==> flow/design.v <==
module circle(input logic clk, input logic rst_n, input logic [2:0] colour,
              input logic [7:0] centre_x, input logic [6:0] centre_y, input logic [7:0] radius,
              input logic start, output logic done,
              output logic [7:0] vga_x, output logic [6:0] vga_y,
              output logic [2:0] vga_colour, output logic vga_plot);
logic y_increment, x_increment, crit1_increment, crit2_increment, loop_start, plot;
logic [9:0] offset_x, next_vgax, offset_y, next_vgay, crit;
logic [3:0] state, next_state, which_octant; 
assign vga_colour = colour; 
localparam x_dimension = 159; 
localparam y_dimension = 119;  
localparam RESET = 4'b0000;
localparam START_DRAWING = 4'b0001;
localparam BIG_LOOP = 4'b0010;
localparam OCTANT_1 = 4'b0011;
localparam OCTANT_2 = 4'b0100;
localparam OCTANT_3 = 4'b0101;
localparam OCTANT_4 = 4'b0110;
localparam OCTANT_5 = 4'b0111;
localparam OCTANT_6 = 4'b1000;
localparam OCTANT_7 = 4'b1001;
localparam OCTANT_8 = 4'b1010;
localparam INCREMENT_Y = 4'b1011;
localparam INCREMENT_CRIT1 = 4'b1100;
localparam INCREMENT_CRIT2 = 4'b1101;
localparam DONE_ALL = 4'b1110;
always_ff @(posedge clk or negedge rst_n) begin 
	if(!rst_n) state = RESET; 
	else state = next_state; 
end  
always_comb begin 
	if (plot ==1 && $signed(next_vgax) >= 0 && $signed(next_vgax) <= x_dimension && $signed(next_vgay) >= 0 && $signed(next_vgay) <= y_dimension)
		vga_plot = 1;
	else vga_plot = 0;
end
always_ff @(posedge clk) begin
	if(loop_start == 1) offset_y <= 10'd0; 
	else if (y_increment) offset_y <= offset_y + 10'd1;
	else offset_y <= offset_y;
end
always_ff @ (posedge clk) begin
	if(loop_start == 1) offset_x <= radius;
	else if (x_increment) offset_x <= offset_x - 10'd1;
	else offset_x <= offset_x;
end
always_ff @ (posedge clk) begin
	if(loop_start == 1) crit <= 10'd1 - radius;
	else if (crit1_increment) crit <= crit + (10'd2 * offset_y) + 10'd1; 
	else if (crit2_increment) crit <= crit + (10'd2 * (offset_y - offset_x)) + 10'd1;
	else crit <= crit;
end  
always_ff @(posedge clk) begin 
	if (loop_start == 1) begin
		next_vgax = centre_x + radius;
		next_vgay = centre_y; end
	else
	case(which_octant) 
	4'd1: begin
		next_vgax = centre_x + offset_x;
		next_vgay = centre_y + offset_y; end
	4'd2: begin
		next_vgax = centre_x + offset_y;
		next_vgay = centre_y + offset_x; end
	4'd3: begin
		next_vgax = centre_x - offset_x;
		next_vgay = centre_y + offset_y; end
	4'd4: begin
		next_vgax = centre_x - offset_y;
		next_vgay = centre_y + offset_x; end
	4'd5: begin
		next_vgax = centre_x - offset_x;
		next_vgay = centre_y - offset_y; end
	4'd6: begin
		next_vgax = centre_x - offset_y;
		next_vgay = centre_y - offset_x; end
	4'd7: begin
		next_vgax = centre_x + offset_x;
		next_vgay = centre_y - offset_y; end
	4'd8: begin
		next_vgax = centre_x + offset_y;
		next_vgay = centre_y - offset_x; end
	default:  begin
		next_vgax = next_vgax;
		next_vgay = next_vgay; end
	endcase
end  
assign vga_x = next_vgax[7:0];
assign vga_y = next_vgay[6:0];
always_comb begin
	case(state)
	RESET: begin
		if (start) begin
			next_state = START_DRAWING; 
			end
		else next_state = RESET;
		end
	START_DRAWING: begin 
			next_state = BIG_LOOP; end 
	BIG_LOOP: begin  
			if ($signed(offset_y) <= $signed(offset_x)) next_state = OCTANT_1;  
			else next_state = DONE_ALL; 
		end
	OCTANT_1: next_state = OCTANT_2; 
	OCTANT_2: next_state = OCTANT_3;  
	OCTANT_3: next_state = OCTANT_4; 
	OCTANT_4: next_state = OCTANT_5; 
	OCTANT_5: next_state = OCTANT_6; 
	OCTANT_6: next_state = OCTANT_7;  
	OCTANT_7: next_state = OCTANT_8; 
	OCTANT_8: next_state = INCREMENT_Y; 
	INCREMENT_Y: next_state = INCREMENT_CRIT1; 
	INCREMENT_CRIT1: begin 
		if($signed(crit) <= 0) next_state = BIG_LOOP; 
		else next_state = INCREMENT_CRIT2;  
		end
	INCREMENT_CRIT2: next_state = BIG_LOOP; 
	DONE_ALL: next_state = DONE_ALL;  
	default: next_state = RESET;  
	endcase
end  
always_comb begin
	case(state) 
	RESET: begin
		loop_start = 0;
		which_octant = 0;
		plot = 0;
		x_increment = 0;
		y_increment = 0;
		crit1_increment = 0;
		crit2_increment  = 0;
		done = 0;
		end
	START_DRAWING: begin
		loop_start = 1;
		which_octant = 0;
		plot = 0;
		x_increment = 0;
		y_increment = 0;
		crit1_increment = 0;
		crit2_increment  = 0;
		done = 0;
		end
	BIG_LOOP: begin
		loop_start = 0;
		which_octant = 0;
		plot = 0;
		x_increment = 0;
		y_increment = 0;
		crit1_increment = 0;
		crit2_increment  = 0;
		done = 0;
		end
	OCTANT_1: begin
		loop_start = 0;
		which_octant = 4'd1;
		plot = 1;
		x_increment = 0;
		y_increment = 0;
		crit1_increment = 0;
		crit2_increment  = 0;
		done = 0;
		end
	OCTANT_2: begin
		loop_start = 0;
		which_octant = 4'd2;
		plot = 1;
		x_increment = 0;
		y_increment = 0;
		crit1_increment = 0;
		crit2_increment  = 0;
		done = 0;
		end
	OCTANT_3: begin
		loop_start = 0;
		which_octant = 4'd3;
		plot = 1;
		x_increment = 0;
		y_increment = 0;
		crit1_increment = 0;
		crit2_increment  = 0;
		done = 0;
		end
	OCTANT_4: begin
		loop_start = 0;
		which_octant = 4'd4;
		plot = 1;
		x_increment = 0;
		y_increment = 0;
		crit1_increment = 0;
		crit2_increment  = 0;
		done = 0;
		end
	OCTANT_5: begin
		loop_start = 0;
		which_octant = 4'd5;
		plot = 1;
		x_increment = 0;
		y_increment = 0;
		crit1_increment = 0;
		crit2_increment  = 0;
		done = 0;
		end
	OCTANT_6: begin
		loop_start = 0;
		which_octant = 4'd6;
		plot = 1;
		x_increment = 0;
		y_increment = 0;
		crit1_increment = 0;
		crit2_increment  = 0;
		done = 0;
		end
	OCTANT_7: begin
		loop_start = 0;
		which_octant = 4'd7;
		plot = 1;
		x_increment = 0;
		y_increment = 0;
		crit1_increment = 0;
		crit2_increment  = 0;
		done = 0;
		end
	OCTANT_8: begin
		loop_start = 0;
		which_octant = 4'd8;
		plot = 1;
		x_increment = 0;
		y_increment = 0;
		crit1_increment = 0;
		crit2_increment  = 0;
		done = 0;
		end
	INCREMENT_Y: begin
		loop_start = 0;
		which_octant = 4'd8;
		plot = 1;
		x_increment = 0;
		y_increment = 1;
		crit1_increment = 0;
		crit2_increment  = 0;
		done = 0;
		end
	INCREMENT_CRIT1: begin
		if($signed(crit) <= 0) begin crit1_increment = 1; x_increment = 0; end 
		else begin x_increment = 1; crit1_increment = 0; end  
		loop_start = 0;
		which_octant = 0;
		plot = 0;
		y_increment = 0;
		crit2_increment  = 0;
		done = 0;
		end
	INCREMENT_CRIT2: begin
		loop_start = 0;
		which_octant = 0;
		plot = 0;
		x_increment = 0;
		y_increment = 0;
		crit1_increment = 0;
		crit2_increment  = 1;
		done = 0;
		end
	DONE_ALL: begin
		loop_start = 0;
		which_octant = 0;
		plot = 0;
		x_increment = 0;
		y_increment = 0;
		crit1_increment = 0;
		crit2_increment  = 0;
		done = 1;
		end
	default:  begin
		loop_start = 0;
		which_octant = 0;
		plot = 0;
		x_increment = 0;
		y_increment = 0;
		crit1_increment = 0;
		crit2_increment  = 0;
		done = 0;
		end
	endcase
end  
endmodule
module reuleaux(input logic clk, input logic rst_n, input logic [2:0] colour,
                input logic [7:0] centre_x, input logic [6:0] centre_y, input logic [7:0] diameter,
                input logic start, output logic done,
                output logic [7:0] vga_x, output logic [6:0] vga_y,
                output logic [2:0] vga_colour, output logic vga_plot);
localparam RESET = 4'b0000;
localparam CIRCLE_1 = 4'b0001;
localparam CIRCLE_2 = 4'b0010;
localparam CIRCLE_3 = 4'b0011;
localparam DONE = 4'b0100;
logic [7:0] corner_x1, corner_y1, corner_x2, corner_y2, corner_x3, corner_y3;
logic circle_1_start, circle_2_start, circle_3_start, circle_1_done, circle_2_done, circle_3_done, circle_1_plot, circle_2_plot, circle_3_plot; 
logic [7:0] circle_1_x, circle_2_x, circle_3_x;
logic [6:0] circle_1_y, circle_2_y, circle_3_y;
logic [3:0] state, next_state;
logic [2:0] circle_1_colour_out, circle_2_colour_out, circle_3_colour_out;
assign vga_colour = colour; 
assign corner_x1 = centre_x + (diameter / 2); 
assign corner_y1 = centre_y + (((diameter * 978122)/564719)/6);
assign corner_x2 = centre_x - (diameter / 2);
assign corner_y2 = centre_y + (((diameter * 978122)/564719)/6);
assign corner_x3 = centre_x;
assign corner_y3 = centre_y - (((diameter * 978122)/564719)/3);
circle circle_1(.clk(clk), .rst_n(rst_n),  .colour(colour),
	.centre_x(corner_x1), .centre_y(corner_y1), .radius(diameter),
	 .start(circle_1_start), .done(circle_1_done), .vga_x(circle_1_x), .vga_y(circle_1_y), 
	.vga_colour(circle_1_colour_out), .vga_plot(circle_1_plot) );
circle circle_2(.clk(clk), .rst_n(rst_n),  .colour(colour),
	.centre_x(corner_x2), .centre_y(corner_y2), .radius(diameter),
	 .start(circle_2_start), .done(circle_2_done), .vga_x(circle_2_x), .vga_y(circle_2_y), 
	.vga_colour(circle_2_colour_out), .vga_plot(circle_2_plot) );
circle circle_3(.clk(clk), .rst_n(rst_n),  .colour(colour),
	.centre_x(corner_x3), .centre_y(corner_y3), .radius(diameter),
	 .start(circle_3_start), .done(circle_3_done), .vga_x(circle_3_x), .vga_y(circle_3_y), 
	.vga_colour(circle_3_colour_out), .vga_plot(circle_3_plot) );
always_comb begin 
	if (circle_1_plot ==1 
			&& $signed(circle_1_x) >= $signed(0) 
			&& $signed(circle_1_x) <= $signed(corner_x3) 
			&& (circle_1_y) >= (corner_y3) 
			&& (circle_1_y) <= (corner_y2) 
		) begin
		vga_x = circle_1_x;
		vga_y = circle_1_y;
		vga_plot = circle_1_plot;
		end
	else if (circle_2_plot == 1 
			&& $signed(circle_2_x) >= $signed(corner_x3)
			&& $signed(circle_2_x) <= $signed(corner_x1) 
			&& (circle_2_y) >= (corner_y3) 
			&& (circle_2_y) <= (corner_y1) 
		) begin
		vga_x = circle_2_x;
		vga_y = circle_2_y;
		vga_plot = circle_2_plot;
		end
	else if (circle_3_plot == 1
			&& $signed(circle_3_x) >= $signed(corner_x2)
			&& $signed(circle_3_x) <= $signed(corner_x1)
			&& (circle_3_y) >= (corner_y3) 
			&& (circle_3_y) <= (corner_y1 + diameter) 
			) begin
		vga_x = circle_3_x;
		vga_y = circle_3_y;
		vga_plot = circle_3_plot;
		end
	else begin 
		vga_x = 0;
		vga_y = 0;
		vga_plot = 0;
		end
end
always_ff @(posedge clk or negedge rst_n) begin 
	if(!rst_n) state = RESET; 
	else state = next_state; 
end  
always_comb begin
	case(state)
	RESET: begin
		if (start) next_state = CIRCLE_1;
		else next_state = RESET;
		end
	CIRCLE_1: begin
		if (circle_1_done) next_state = CIRCLE_2;
		else next_state = CIRCLE_1;
		end
	CIRCLE_2: begin
		if (circle_2_done) next_state = CIRCLE_3;
		else next_state = CIRCLE_2;
		end
	CIRCLE_3: begin
		if (circle_3_done) next_state = DONE;
		else next_state = CIRCLE_3;
		end
	DONE: next_state = DONE;
	default: next_state = RESET;
	endcase
end
always_comb begin  
	case(state)
	RESET: begin
		circle_1_start = 0;
		circle_2_start = 0;
		circle_3_start = 0;
		done = 0; end
	CIRCLE_1:  begin
		circle_1_start = 1;
		circle_2_start = 0;
		circle_3_start = 0;
		done = 0; end
	CIRCLE_2: begin
		circle_1_start = 0;
		circle_2_start = 1;
		circle_3_start = 0;
		done = 0; end
	CIRCLE_3: begin
		circle_1_start = 0;
		circle_2_start = 0;
		circle_3_start = 1;
		done = 0; end
	DONE: begin
		circle_1_start = 0;
		circle_2_start = 0;
		circle_3_start = 0;
		done = 1; end
	default:  begin
		circle_1_start = 0;
		circle_2_start = 0;
		circle_3_start = 0;
		done = 0; end
	endcase
end  
endmodule
# == From RTL to reports: reuleaux ==
# Tool output for the design above, in the order of the flow.
# Lines are those of the file above, counted from 1.
# Cell names lack the library's common part.
# Not given: --
# design
design,reuleaux
clock_port,clk
cell_library,sky130hd
lib_corner,tt_025C_1v80

# == Word level ==
# Source: Yosys, flattened and elaborated, memories not mapped. Widths are those after wreduce. Registers that Yosys merges into a memory's read port (data or address) are not register bits. Print and check cells do not count. Equal cells are merged and count once.
# word_totals
reg_bits,165
inputBits,29
output_inout_bits,20
word_cells,346
# classes
add_sub_neg,54
mul,1
n_div,3
cmp,30
eq_ne,70
muxes,90
reduce_logical,73
# op_table
operator,n
divider 32 x 20 -> 32 bit with constant B,1
case mux 10 bit (select 4 bit),6
multiplier 8 x 19 -> 27 bit with constant B,1
case mux 4 bit (select 14 bit),3
2-to-1 mux 10 bit,12
divider 32 x 3 -> 32 bit with constant B,1
== test 4 x 3 -> 1 bit with constant B,24
== test 4 bit with constant B,24
case mux 4 bit (select 8 bit),3
adder 10 x 1 -> 10 bit with constant B,9
2-to-1 mux 8 bit,9
divider 32 x 2 -> 32 bit with constant B,1
>= comparator 10 x 1 -> 1 bit with constant B,6
adder 10 bit,6
OR reduction 2 bit,30
adder 7 x 10 -> 10 bit,6
subtractor 7 x 10 -> 10 bit,6
adder 8 x 10 -> 10 bit,6
subtractor 8 x 10 -> 10 bit,6
== test 4 x 2 -> 1 bit with constant B,12
2-to-1 mux 1 bit,42
2-to-1 mux 7 bit,6
subtractor 10 x 1 -> 10 bit with constant B,3
<= comparator 10 x 1 -> 1 bit with constant B,3
<= comparator 10 bit,3
<= comparator 10 x 8 -> 1 bit with constant B,3
<= comparator 10 x 9 -> 1 bit with constant B,3
nonzero test 5 bit,6
# Other operator kinds: 26; their cells: 80.

# == Logic depth ==
# Longest topological path by Yosys (ltp), each cell counted once; first at word level (registers and memories cut), then after technology mapping (sequential cells cut; the memories' decode and read muxes count).
# depth
depth_word,15
ABC_AREA,1
ltp_mapped,128
ltp_nobuf,123

# == Synthesis result ==
# Yosys stat after the flow's synthesis: flattened, memories mapped to cells. It holds for the ABC_AREA given above (unset counts as 0); a run with the other value may have another netlist.
# types
type,n,area_total_um2
nand2_1,1237,4.64E+03
ha_1,348,4.35E+03
edfxtp_1,105,3.15E+03
inv_1,765,2.87E+03
nor2_1,593,2.23E+03
nand3_1,359,1.8E+03
fa_1,61,1.22E+03
a21oi_1,239,1.2E+03
dfrtp_1,46,1.15E+03
o21ai_0,224,1.12E+03
xor2_1,113,989.699
dfxtp_1,45,900.864
nand2_2,87,544.272
o22ai_1,70,437.92
nor3_1,75,375.36
xnor2_1,36,315.302
nand4_1,48,300.288
o21bai_1,40,300.288
# Other cell types: 55; their cells: 409.
# mapped
stdcells,4900
synth_area_mm2,0.0309835
seq_area_mm2,0.0053101
flip_flops,200
n_buf,66

# == Timing after synthesis ==
# Path of least setup slack by OpenSTA after synthesis, without wires, with an ideal clock, recovery checks aside; 20% of the period is set as input and as output delay. Where synthesis merged equal registers, the netlist keeps one of their names.
# synth_timing
path_kind,input to output
startpoint,input port diameter[7]
endpoint,output port vga_x[7]
clock_period_ps,34000
in_delay_ps,6800
out_delay_ps,6800
t_first_pin_ps,6800
arrival_time_ps,20939
required_ps,27200
path_slack_ps,6261
delay_ps,14139
stages,110
n_path_buf,10
synth_period_reached_ps,27739
# "delay_ps" is the arrival time less input delay plus setup time.
# A path that ends at an output port has no setup time.
# "stages": output pins that drive a net of the path, with the launching flip-flop's if there is one; two outputs of one cell count as two.
# "synth_period_reached_ps" = period - worst setup slack (recovery checks aside). The figure is calculated, with input and output delays left at 20% of the set period.
# Between the ends stands the longest chain of elaborated cells between them, by number of cells; it is not shown to be the way that was timed. Of several equally long chains one is given.
# A line is the first line of the expression or statement that the cell stems from. Yosys adds cells for indexed reads and writes and turns some case tables into memories.
# synth_between
cell_sequence,clkbuf_1 > inv_1 > ha_1 > inv_1 > fa_1 > inv_1 > fa_1 > inv_1 > fa_1 > inv_1 > ha_1 > nand2_1 > nor2_1 > inv_1 > nor2_1 > nand2_1 > nand2_1 > nand2_1 > (+74 left out) > ha_1 > fa_1 > inv_1 > nand3_1 > and2_1 > inv_1 > a21oi_1 > o21ai_0 > xnor2_1 > ha_1 > a21boi_0 > o21ai_0 > a311oi_1 > nand3_1 > inv_1 > clkbuf_1 > nand2_1 > a21boi_0
elab_chain_len,10
cells_between,30
classes_between,add/sub: 5; mul: 1; div: 3; compare: 9; mux: 3; reduce/logical: 9
# synth_rtl
item,line_no,rtl
"start, declared",287,"input logic [7:0] centre_x, input logic [6:0] centre_y, input logic [7:0] diameter,"
multiplier 8 x 19 -> 27 bit,304,assign corner_y1 = centre_y + (((diameter * 978122)/564719)/6);
divider 32 x 20 -> 32 bit,304,
divider 32 x 3 -> 32 bit,304,
adder 7 x 8 -> 8 bit,304,
adder 8 bit,346,&& (circle_3_y) <= (corner_y1 + diameter)
<= comparator 7 x 8 -> 1 bit,346,
logical AND 1 bit,342,else if (circle_3_plot == 1
2-to-1 mux 8 bit,342,
2-to-1 mux 8 bit,332,else if (circle_2_plot == 1
2-to-1 mux 8 bit,322,if (circle_1_plot ==1
"end, declared",289,"output logic [7:0] vga_x, output logic [6:0] vga_y,"

# == Path in the finished layout ==
# Path of least setup slack in the final report of flow run A (OpenROAD, finished layout, wires in). Where an end is a register, its clock arrival counts in the times.
# The path's times are printed in steps of 10 ps; the period is the one set.
# layout_timing
path_kind,input to output
startpoint,input port diameter[3]
endpoint,output port vga_y[5]
clock_period_ps,34000
in_delay_ps,6800
out_delay_ps,6800
t_first_pin_ps,6800
arrival_time_ps,26430
required_ps,27200
path_slack_ps,770
stages,107
n_path_buf,10
# Between the ends stands the longest chain of elaborated cells between them, by number of cells; it is not shown to be the way that was timed. Of several equally long chains one is given.
# layout_between
cell_sequence,dlymetal6s2s_1 > inv_1 > ha_1 > ha_1 > fa_1 > inv_1 > fa_1 > inv_1 > ha_1 > nand2_1 > inv_2 > a21oi_1 > nand3_1 > nand2_1 > nand3b_1 > nand2_2 > nand3_1 > nor2_2 > (+71 left out) > nand2_1 > inv_1 > ha_1 > inv_1 > o21bai_1 > xor2_1 > ha_1 > a21o_1 > a21oi_1 > o22ai_1 > o21ai_0 > o2111a_1 > nand3_1 > clkbuf_1 > o311ai_0 > o21ai_0 > inv_1 > clkdlybuf4s50_1
elab_chain_len,10
cells_between,30
classes_between,add/sub: 5; mul: 1; div: 3; compare: 9; mux: 3; reduce/logical: 9
# layout_rtl
item,line_no,rtl
"start, declared",287,"input logic [7:0] centre_x, input logic [6:0] centre_y, input logic [7:0] diameter,"
multiplier 8 x 19 -> 27 bit,304,assign corner_y1 = centre_y + (((diameter * 978122)/564719)/6);
divider 32 x 20 -> 32 bit,304,
divider 32 x 3 -> 32 bit,304,
adder 7 x 8 -> 8 bit,304,
adder 8 bit,346,&& (circle_3_y) <= (corner_y1 + diameter)
<= comparator 7 x 8 -> 1 bit,346,
logical AND 1 bit,342,else if (circle_3_plot == 1
2-to-1 mux 7 bit,342,
2-to-1 mux 7 bit,332,else if (circle_2_plot == 1
2-to-1 mux 7 bit,322,if (circle_1_plot ==1
"end, declared",289,"output logic [7:0] vga_x, output logic [6:0] vga_y,"

# Module reuleaux, platform sky130hd: 6 stored runs of the flow (Yosys, OpenROAD) with differing settings, in no particular order. Input and output delays are each 20% of the period that was set; the output load is 0.01 pF.
# "achieved_clock_period_ps" is the run's clock period less its worst setup slack. It is reckoned from that one timing run; input and output delays stay at 20% of the period that was set.
# By "worst_setup_path_time_ps" is meant the share of the clock period that the worst setup path is allowed (20% is reserved at inputs, 20% at outputs), minus its slack. Clock arrival times at its registers enter into it.
# "worst_setup_path_time_ps" is given in steps of 10 ps.
# Settings: . = not set for that run.
# A result given as . is not shown for that run.
run name,ABC_AREA,CAP_MARGIN,CELL_PAD_IN_SITES_DETAIL_PLACEMENT,CORE_ASPECT_RATIO,CORE_MARGIN,CORE_UTILIZATION,GPL_ROUTABILITY_DRIVEN,GPL_TIMING_DRIVEN,HOLD_SLACK_MARGIN,MAX_ROUTING_LAYER,PLACE_DENSITY_LB_ADDON,SETUP_SLACK_MARGIN,period_ns,SLEW_MARGIN,CTS_CLUSTER_DIAMETER,CTS_CLUSTER_SIZE,MIN_ROUTING_LAYER,PLACE_DENSITY,ws_setup_ps,design.die.area_mm2,synth_chip_area_mm2,setupTns_ps,worst_setup_path_time_ps,critical_path_type,post_route_util_pct,achieved_clock_period_ps,layout_stdcell_area_mm2,ws_hold_ps
flow run A,1,40,1,0.91,7,47,0,0,0.07,met4,0.25,-0.45,34.0,20,.,.,.,.,765,0.0733146,0.0309835,0,19630,input to output,51.4,33235,0.0334408,385
flow run B,1,15,1,0.51,6,64,.,.,0.19,met4,0.27,.,42.7,5,123,59,.,.,.,.,.,.,.,.,.,.,.,.
flow run C,.,35,1,.,5,35,1,.,.,.,.,-1.18,32.5,20,.,78,met2,0.45,-366,0.0916273,0.0299863,-2771,19870,input to output,39.4,32866,0.0335322,384
flow run D,.,20,.,.,2,40,.,.,.,.,.,5.0,33.4,20,.,.,.,.,3101,0.0771728,0.0299863,0,16940,input to output,48.7,30299,0.0361847,390
flow run E,.,30,.,0.51,6,60,.,.,.,met4,.,2.28,26.5,10,123,59,.,.,-1149,0.0557931,0.0299863,-16979,17050,input to output,81.0,27649,0.0392476,393
flow run F,.,20,.,.,2,40,.,.,.,.,.,.,34.0,20,.,.,.,.,992,0.0771728,0.0299863,0,19410,input to output,44.1,33008,0.0327464,391
# Flow run B: not finished: placement ended with error DPL-0033
